==> flow/design.v <==
module walker( 
   va_rdy_o, pa_o, pa_vld_o, pa_fault_o, pw_c_va_o, pw_c_vld_o,
   l1_va_o, l1_cancel_o, l1_va_vld_o, ch_va_o, ch_va_vld_o, stall_o,
   clk_i, resetn_i, va_i, va_vld_i, pw_c_pa_i, l1_pa_i, l1_pa_vld_i,
   ch_fault_i, stall_i
   );
   input logic clk_i;   
   input logic resetn_i;
   input logic [31:0] va_i;
   input logic        va_vld_i;
   output logic       va_rdy_o;
   output logic[27:0] pa_o;
   output logic       pa_vld_o;
   output logic       pa_fault_o;
   output logic [31:0] pw_c_va_o;
   output logic        pw_c_vld_o;
   input logic [15:0]  pw_c_pa_i;
   output logic[27:0] l1_va_o;
   output logic       l1_cancel_o;
   output logic       l1_va_vld_o;
   input logic [31:0] l1_pa_i;
   input logic        l1_pa_vld_i;
   output logic[27:0] ch_va_o;
   output logic       ch_va_vld_o;
   input logic        ch_fault_i;
   output logic       stall_o;
   input logic        stall_i;
   logic [31:0] va_reg;
   logic [3:0]  pw00_03_va_vld_reg;
   logic        ld05_va_vld_reg;
   logic        cancel_fault_reg;
   logic [27:0] ld_va_reg;
   logic        va_rdy_reg;
   assign pw_c_va_o = va_reg;
   assign pw_c_vld_o = pw00_03_va_vld_reg[0];
   always_ff@(posedge clk_i)
   begin
      if (!resetn_i)
      begin
	 va_reg <= 32'h0;
	 pw00_03_va_vld_reg <= 4'h0;
	 ld_va_reg <= 28'h0;
      end
      else
      begin
	 if (!stall_o && !stall_i)
	 begin
	    if (va_vld_i && va_rdy_o) 
	    begin
	       va_reg <= va_i;
	    end
	    pw00_03_va_vld_reg[3:0] <= {pw00_03_va_vld_reg[2:0], va_vld_i && va_rdy_o};
	    ld_va_reg <= {pw_c_pa_i, va_reg[11:0]};	    
	 end
      end
   end
   assign va_rdy_o = va_rdy_reg || (pw00_03_va_vld_reg[3] && !stall_o && !stall_i);
   always @(posedge clk_i)
   begin
      if (!resetn_i)		 
	va_rdy_reg <= 1'b1;
      else
	begin	    
	   if (va_vld_i && (va_rdy_reg || va_rdy_o)) 
	     va_rdy_reg <= 1'b0;
	   else if (!va_rdy_reg && va_rdy_o)
	     va_rdy_reg <= 1'b1;
	end
   end
   assign l1_va_o     = ld_va_reg;
   assign l1_va_vld_o = pw00_03_va_vld_reg[2] && !stall_i;
   assign ch_va_o = ld_va_reg;
   assign ch_va_vld_o = pw00_03_va_vld_reg[2] && !stall_i;
   assign l1_cancel_o = ch_fault_i && !cancel_fault_reg && pw00_03_va_vld_reg[3];
   always@(posedge clk_i)
   begin
      if (!resetn_i)
      begin
	 cancel_fault_reg <= 1'b0;	 
	 ld05_va_vld_reg <= 1'b0;
      end
      else
      begin
	 if (!stall_o && !stall_i) 
	 begin	 
	    ld05_va_vld_reg <= pw00_03_va_vld_reg[3];
	 end
	 if (pw00_03_va_vld_reg[3])
	   cancel_fault_reg <= l1_cancel_o;
	 else if (cancel_fault_reg && l1_pa_vld_i && !stall_i)
	   cancel_fault_reg <= 1'b0;
      end
   end
   assign stall_o = !ch_fault_i && !l1_pa_vld_i && pw00_03_va_vld_reg[3]; 
   assign pa_o = {va_reg[31:16],l1_pa_i[11:0]};
   assign pa_vld_o = (l1_pa_vld_i || cancel_fault_reg) && pw00_03_va_vld_reg[3];
   assign pa_fault_o = cancel_fault_reg;
endmodule
module PWU 
( 
   va_rdy_o, pa_o, pa_vld_o, pa_fault_o, pw_c_va_o, pw_c_vld_o,
   l1_va_o, l1_cancel_o, l1_va_vld_o, ch_va_o, ch_va_vld_o,
   clk_i, resetn_i, va_i, va_vld_i, pa_rdy_i, pw_c_pa_i, l1_pa_i,
   l1_pa_vld_i, ch_fault_i
   );
   input logic clk_i;   
   input logic resetn_i;
   input logic [31:0] va_i;
   input logic        va_vld_i;
   output logic       va_rdy_o;
   output logic[27:0] pa_o;
   output logic       pa_vld_o;
   output logic       pa_fault_o;
   input logic        pa_rdy_i;
   output logic [31:0] pw_c_va_o;
   output logic        pw_c_vld_o;
   input logic [15:0]  pw_c_pa_i;
   output logic[27:0] l1_va_o;
   output logic       l1_cancel_o;
   output logic       l1_va_vld_o;
   input logic [31:0] l1_pa_i;
   input logic        l1_pa_vld_i;
   output logic[27:0] ch_va_o;
   output logic       ch_va_vld_o;
   input logic        ch_fault_i;
   logic [1:0]      walk_sel_reg;
   logic [3:0][1:0] walk_sel_pw00_03_reg;
   logic walkers_ready_s;
   logic walkers_stall_s;
   logic [3:0]       va_rdy_s;
   logic [3:0][27:0] pa_s;
   logic [3:0]       pa_vld_s;
   logic [3:0]       pa_fault_s;
   logic [3:0][31:0] pw_c_va_s;
   logic [3:0]       pw_c_vld_s;
   logic [3:0][27:0] l1_va_s;
   logic [3:0]       l1_cancel_s;
   logic [3:0]       l1_va_vld_s;
   logic [3:0][27:0] ch_va_s;
   logic [3:0]       ch_va_vld_s;
   logic [3:0]       stall_s;
   logic [3:0]       va_vld_s;
   always_ff@(posedge clk_i)
   begin
      if (!resetn_i)
      begin
	walk_sel_reg <= 2'h0;
	 for (int i=0; i<4;i++)
	   walk_sel_pw00_03_reg[i] <= 2'h0;
      end
      else
      begin
	 if (walkers_ready_s && va_vld_i && !walkers_stall_s)
	 begin
	    walk_sel_reg <= walk_sel_reg + 1; 
	 end
	 if (!walkers_stall_s)
	 begin
	    walk_sel_pw00_03_reg <= {walk_sel_pw00_03_reg[2:0], walk_sel_reg}; 
	 end
      end      
   end
   assign walkers_ready_s = va_rdy_s != 0;
   assign va_rdy_o = walkers_ready_s;
   always_comb
   begin
      va_vld_s = 4'h1;
      for (int i=0; i<4; i++)
	if (walk_sel_reg == i[1:0])
	begin
	   va_vld_s[i] = 1'b1;
	end
   end
   assign pw_c_vld_o = pw_c_vld_s[walk_sel_pw00_03_reg[0]];
   assign pw_c_va_o  = pw_c_va_s[walk_sel_pw00_03_reg[0]];
   assign l1_va_o     = l1_va_s[walk_sel_pw00_03_reg[2]];
   assign l1_va_vld_o = l1_va_vld_s[walk_sel_pw00_03_reg[2]];
   assign ch_va_o = ch_va_s[walk_sel_pw00_03_reg[2]];
   assign ch_va_vld_o = ch_va_vld_s[walk_sel_pw00_03_reg[2]];
   assign l1_cancel_o = l1_cancel_s[walk_sel_pw00_03_reg[3]];
   assign walkers_stall_s = stall_s != 0 || (pa_vld_o && !pa_rdy_i);
   generate
      for (genvar i=0; i<4; i++)
      begin
	 walker walker_inst( 
			    .va_rdy_o		(va_rdy_s[i]),	  
			    .pa_o		(pa_s[i]),	  
			    .pa_vld_o		(pa_vld_s[i]),	  
			    .pa_fault_o		(pa_fault_s[i]),  
			    .pw_c_va_o		(pw_c_va_s[i]),	  
			    .pw_c_vld_o		(pw_c_vld_s[i]),  
			    .l1_va_o		(l1_va_s[i]),	  
			    .l1_cancel_o	(l1_cancel_s[i]),  
			    .l1_va_vld_o	(l1_va_vld_s[i]),  
			    .ch_va_o		(ch_va_s[i]),	  
			    .ch_va_vld_o	(ch_va_vld_s[i]),  
			    .stall_o		(stall_s[i]),	  
			    .clk_i		(clk_i),
			    .resetn_i		(resetn_i),
			    .va_i		(va_i[31:0]),
			    .va_vld_i		(va_vld_s[i]),	  
			    .pw_c_pa_i		(pw_c_pa_i[15:0]),
			    .l1_pa_i		(l1_pa_i[31:0]),
			    .l1_pa_vld_i	(l1_pa_vld_i),
			    .ch_fault_i		(ch_fault_i),
			    .stall_i		(walkers_stall_s));  
      end
   endgenerate
   always_ff@(posedge clk_i)
   begin
      if (!resetn_i)
      begin
	 pa_o       <= 28'h0;
	 pa_vld_o   <= 1'b0;
	 pa_fault_o <= 1'b0;
      end
      else
      begin
	 if (pa_rdy_i || (!pa_rdy_i && !pa_vld_o))
	 begin
	    pa_o       <= pa_s[walk_sel_pw00_03_reg[3]];
	    pa_vld_o   <= pa_vld_s[walk_sel_pw00_03_reg[3]];
	    pa_fault_o <= pa_fault_s[walk_sel_pw00_03_reg[3]] || l1_pa_i[31:12] != 0; 
	 end
      end
   end
endmodule
* Tool chain data of PWU
What the tools print for PWU, step after step.
Lines are those of the file above, counted from 1.
Cell names lack the library's common part.
Not given: -
- Top :: PWU
- Clock :: clk_i
- Library :: sky130hd
- Timing corner :: tt_025C_1v80

* Elaborated design
Counts by Yosys on the flattened word-level netlist (proc, flatten, opt, wreduce; memories kept). Register bits leave out memories and registers merged into their read ports (data or address). Print and check cells are left out. Cells with the same type and inputs are merged into one.
- Bits of input ports :: 86
- Bits in registers :: 304
- Output and inout bits :: 123
- Equal/unequal tests :: 3
- Reduce/logical cells :: 102
- Add/sub/neg operators :: 1
- Shift operators :: 8
- Multiplexer cells :: 19
- $mul :: 2
** Operator list (number)
- indexed select 112 x 8 -> 28 bit :: 2
- indexed select 128 x 8 -> 32 bit :: 1
- logical AND 1 bit :: 55
- multiplier 2 x 3 -> 5 bit with constant B :: 2
- nonzero test 20 bit :: 1
- indexed select 4 x 2 -> 1 bit :: 5
- two-way mux 1 bit :: 19
- logical NOT 1 bit :: 17
- nonzero test 2 bit :: 8
- logical OR 1 bit :: 15
- AND reduction 2 bit :: 4
- nonzero test 4 bit :: 2
- == test 2 bit with constant B :: 2
- adder 2 x 1 -> 2 bit with constant B :: 1
- == test 2 x 1 -> 1 bit with constant B :: 1

* Longest topological paths
Yosys ltp: most cells in a row. Word level: on the elaborated netlist, between registers, memories and ports. Mapped: between sequential cells and ports; inverters and the memories' decode and read muxes count.
- Depth in word-level cells :: 11
- ABC_AREA :: 0
- Mapped depth :: 9

* Mapped cells and area
The flow's flattened synthesis, as Yosys stat reports it; memories are mapped. The netlist is that of the ABC_AREA named above (0 if unset); the other value can give another one.
** Cell types
- dfxtp_1 :: number 304, total area 6.09E+03 um^2
- mux4_2 :: number 80, total area 1.8E+03 um^2
- nand2_1 :: number 441, total area 1.66E+03 um^2
- mux2i_1 :: number 129, total area 1.29E+03 um^2
- a21oi_1 :: number 169, total area 845.811 um^2
- buf_4 :: number 45, total area 337.824 um^2
- clkbuf_1 :: number 53, total area 198.941 um^2
- buf_2 :: number 30, total area 150.144 um^2
- o21ai_0 :: number 8, total area 40.038 um^2
- ha_1 :: number 3, total area 37.536 um^2
- nor4_1 :: number 6, total area 37.536 um^2
- o21a_1 :: number 5, total area 37.536 um^2
- buf_6 :: number 3, total area 33.782 um^2
- and2_1 :: number 5, total area 31.28 um^2
- nor3b_1 :: number 4, total area 30.029 um^2
- nor2_1 :: number 7, total area 26.275 um^2
- a31oi_1 :: number 4, total area 25.024 um^2
- nor4_4 :: number 1, total area 21.27 um^2
Not listed: further types 16, cells in them 22.
- Area of sequential cells :: 0.0060858 mm^2
- Cell count :: 1319
- Mapped flip-flops :: 304
- Mapped area :: 0.0128348 mm^2
The figures by module come from a second, unflattened synthesis with its own total; it is not the netlist above.
- Cell total of the unflattened synthesis :: 1685
- Area total of the unflattened synthesis :: 0.0166259 mm^2
Each row is one instance without its submodules.
** By module
- walker :: cells 335, times used 4, area 0.0030529 mm^2, sequential area 0.0013213 mm^2
- PWU :: cells 345, times used 1, area 0.0044142 mm^2, sequential area 0.0008008 mm^2

* Timing after synthesis
Source: OpenSTA report_checks on the synthesized netlist (no wires, ideal clock, input and output delay 20% of the period each), path of least setup slack; recovery checks are left aside. Register names are those of the netlist, which keeps one name where synthesis merged equal registers.
- Path kind :: input -> output
- Start :: in l1_pa_vld_i
- End :: out l1_va_vld_o
- Path slack :: 970 ps
- Arrival time :: 2230 ps
- Period :: 4000 ps
- Driving pins on the path :: 9
- Required time :: 3200 ps
- Launch time at the first pin :: 800 ps
- Delay of the path :: 1430 ps
- External input delay :: 800 ps
- Synthesis period reached :: 3030 ps
"delay of the path" = arrival - input delay + setup time.
A path that ends at an output port has no setup time.
"driving pins on the path" counts driving pins, that of a launching flip-flop among them; a cell with two outputs on the path counts twice.
"synthesis period reached" = period - worst setup slack (recovery checks aside). The figure is calculated, with input and output delays left at 20% of the set period.
The rows between start and end are the longest chain of elaborated cells between them; the timing report does not say that the signal goes this way. Where chains are equally long, one stands for them.
Each line given opens the expression or statement behind the cell; cells for indexed reads and writes are added by Yosys, which also makes memories of some case tables.
- Cell sequence :: buf_2 -> or2_1 -> buf_2 -> o21a_1 -> buf_2 -> buf_4 -> buf_2 -> and2_1 -> buf_4
- Cells in the longest elaborated chain :: 8
- Elaborated cells between the ends (all ways) :: 14
** Ends and longest elaborated chain, after synthesis
- from (decl) :: RTL line 122 : input logic        l1_pa_vld_i;
- logical NOT 1 bit :: RTL line 94 : assign stall_o = !ch_fault_i && !l1_pa_vld_i && pw00_03_va_vld_reg[3];
- logical AND 1 bit x2 :: RTL line 94
- nonzero test 4 bit :: RTL line 181 : assign walkers_stall_s = stall_s != 0 || (pa_vld_o && !pa_rdy_i);
- logical OR 1 bit :: RTL line 181
- logical NOT 1 bit :: RTL line 71 : assign l1_va_vld_o = pw00_03_va_vld_reg[2] && !stall_i;
- logical AND 1 bit :: RTL line 71
- indexed select 4 x 2 -> 1 bit :: RTL line 177 : assign l1_va_vld_o = l1_va_vld_s[walk_sel_pw00_03_reg[2]];
- to (decl) :: RTL line 120 : output logic       l1_va_vld_o;
Some nets on the timed path still bear RTL names; the line given drives or declares the net.
** Nets with RTL names, path after synthesis
- ch_va_vld_o :: RTL line 179 : assign ch_va_vld_o = ch_va_vld_s[walk_sel_pw00_03_reg[2]];

* Path in the finished layout
Path of least setup slack in the final report of job 1 (OpenROAD, finished layout, wires in). Where an end is a register, its clock arrival counts in the times.
The report prints the path's times to 10 ps; the period is as set.
- Path kind :: input -> output
- Start :: in l1_pa_vld_i
- End :: out ch_va_vld_o
- Period :: 3450 ps
- Required time :: 2760 ps
- Driving pins on the path :: 5
- Arrival time :: 2400 ps
- Launch time at the first pin :: 690 ps
- Path slack :: 360 ps
- External input delay :: 690 ps
The rows between start and end are the longest chain of elaborated cells between them; the timing report does not say that the signal goes this way. Where chains are equally long, one stands for them.
- Cell sequence :: clkdlybuf4s50_1 -> or2_1 -> o21a_4 -> and2_1 -> clkdlybuf4s50_1
- Cells in the longest elaborated chain :: 8
- Elaborated cells between the ends (all ways) :: 14
** Ends and longest elaborated chain, after layout
- from (decl) :: RTL line 122 : input logic        l1_pa_vld_i;
- logical NOT 1 bit :: RTL line 94 : assign stall_o = !ch_fault_i && !l1_pa_vld_i && pw00_03_va_vld_reg[3];
- logical AND 1 bit x2 :: RTL line 94
- nonzero test 4 bit :: RTL line 181 : assign walkers_stall_s = stall_s != 0 || (pa_vld_o && !pa_rdy_i);
- logical OR 1 bit :: RTL line 181
- logical NOT 1 bit :: RTL line 73 : assign ch_va_vld_o = pw00_03_va_vld_reg[2] && !stall_i;
- logical AND 1 bit :: RTL line 73
- indexed select 4 x 2 -> 1 bit :: RTL line 179 : assign ch_va_vld_o = ch_va_vld_s[walk_sel_pw00_03_reg[2]];
- to (decl) :: RTL line 124 : output logic       ch_va_vld_o;

Data sheet: physical implementation of PWU

Settings and measured results of 3 stored flow runs for module PWU (sky130hd), not sorted in any way. The constraints put input and output delay at 20% of the set period each and load the outputs with 0.01 pF.
"time used up by the worst setup path" = time allowed to the worst setup path (clock period - input delay - output delay, where it has them) - its slack; a late launch clock adds to it, a late capture clock takes from it.
"total power after layout" rests on the timing tool's default activity at the inputs, not on a simulated workload.
"time used up by the worst setup path" is known to 10 ps.

* Job 1
** Files
==> flow/run.sh <==
#!/bin/bash
# the make line also repeats the synthesis and layout settings of config.mk as NAME=value (left out here)
make -C /OpenROAD-flow-scripts/flow DESIGN_CONFIG=/design/flow/config.mk WORK_HOME=/design/flow/orfs CLKGATE_MAP_FILE= finish
==> flow/config.mk <==
export PLATFORM = sky130hd
export DESIGN_NAME = PWU
export DESIGN_NICKNAME = PWU
export VERILOG_FILES = /design/flow/design.v
export SDC_FILE = /design/flow/constraint.sdc
export NUM_CORES = 4
export LEC_CHECK = 0
export CAP_MARGIN = 20
export CORE_MARGIN = 2
export CORE_UTILIZATION = 40
export SETUP_SLACK_MARGIN = 0.16
export SLEW_MARGIN = 20
==> flow/constraint.sdc <==
create_clock -name core_clock -period 3.45 [get_ports {clk_i}]
set_input_delay 0.6900 -clock core_clock [delete_from_list [all_inputs] [get_ports {clk_i}]]
set_output_delay 0.6900 -clock core_clock [all_outputs]
set_load 0.01 [all_outputs]
** Results
- Netlist area reported by Yosys :: 0.0128348 mm^2
- Area inside the die boundary :: 0.0335366 mm^2
- Standard-cell area of the final layout :: 0.0162331 mm^2
- Utilization in the final report :: 51.4 %
- Setup slack of the critical path :: 360 ps
- Worst hold slack in the final report :: 443 ps
- Total power after layout :: 8608 µW
- Time used up by the worst setup path :: 1710 ps
- Critical path type :: input -> output

* Job 2
** Files
==> flow/run.sh <==
#!/bin/bash
# the make line also repeats the synthesis and layout settings of config.mk as NAME=value (left out here)
make -C /OpenROAD-flow-scripts/flow DESIGN_CONFIG=/design/flow/config.mk WORK_HOME=/design/flow/orfs CLKGATE_MAP_FILE= finish
==> flow/config.mk <==
export PLATFORM = sky130hd
export DESIGN_NAME = PWU
export DESIGN_NICKNAME = PWU
export VERILOG_FILES = /design/flow/design.v
export SDC_FILE = /design/flow/constraint.sdc
export NUM_CORES = 4
export LEC_CHECK = 0
export ABC_AREA = 1
export CAP_MARGIN = 20
export CORE_MARGIN = 2
export CORE_UTILIZATION = 40
export GPL_TIMING_DRIVEN = 0
export HOLD_SLACK_MARGIN = 0.24
export SLEW_MARGIN = 20
==> flow/constraint.sdc <==
create_clock -name core_clock -period 4.0 [get_ports {clk_i}]
set_input_delay 0.8000 -clock core_clock [delete_from_list [all_inputs] [get_ports {clk_i}]]
set_output_delay 0.8000 -clock core_clock [all_outputs]
set_load 0.01 [all_outputs]
** Results
- Netlist area reported by Yosys :: 0.0129574 mm^2
- Area inside the die boundary :: 0.0338486 mm^2
- Standard-cell area of the final layout :: 0.0166522 mm^2
- Utilization in the final report :: 52.5 %
- Setup slack of the critical path :: -48 ps
- Worst hold slack in the final report :: 462 ps
- Total power after layout :: 10005 µW
- Time used up by the worst setup path :: 3250 ps
- Critical path type :: register -> output

* Job 3
** Files
==> flow/run.sh <==
#!/bin/bash
# the make line also repeats the synthesis and layout settings of config.mk as NAME=value (left out here)
make -C /OpenROAD-flow-scripts/flow DESIGN_CONFIG=/design/flow/config.mk WORK_HOME=/design/flow/orfs CLKGATE_MAP_FILE= finish
==> flow/config.mk <==
export PLATFORM = sky130hd
export DESIGN_NAME = PWU
export DESIGN_NICKNAME = PWU
export VERILOG_FILES = /design/flow/design.v
export SDC_FILE = /design/flow/constraint.sdc
export NUM_CORES = 4
export LEC_CHECK = 0
export ABC_AREA = 1
export CAP_MARGIN = 20
export CELL_PAD_IN_SITES_GLOBAL_PLACEMENT = 3
export CORE_MARGIN = 10
export CORE_UTILIZATION = 71
export GPL_ROUTABILITY_DRIVEN = 0
export GPL_TIMING_DRIVEN = 0
export HOLD_SLACK_MARGIN = 0.24
export PLACE_DENSITY_LB_ADDON = 0.22
export SLEW_MARGIN = 20
export TNS_END_PERCENT = 80
==> flow/constraint.sdc <==
create_clock -name core_clock -period 4.0 [get_ports {clk_i}]
set_input_delay 0.8000 -clock core_clock [delete_from_list [all_inputs] [get_ports {clk_i}]]
set_output_delay 0.8000 -clock core_clock [all_outputs]
set_load 0.01 [all_outputs]
** Results
No final report: placement broke off with FLW-0024.
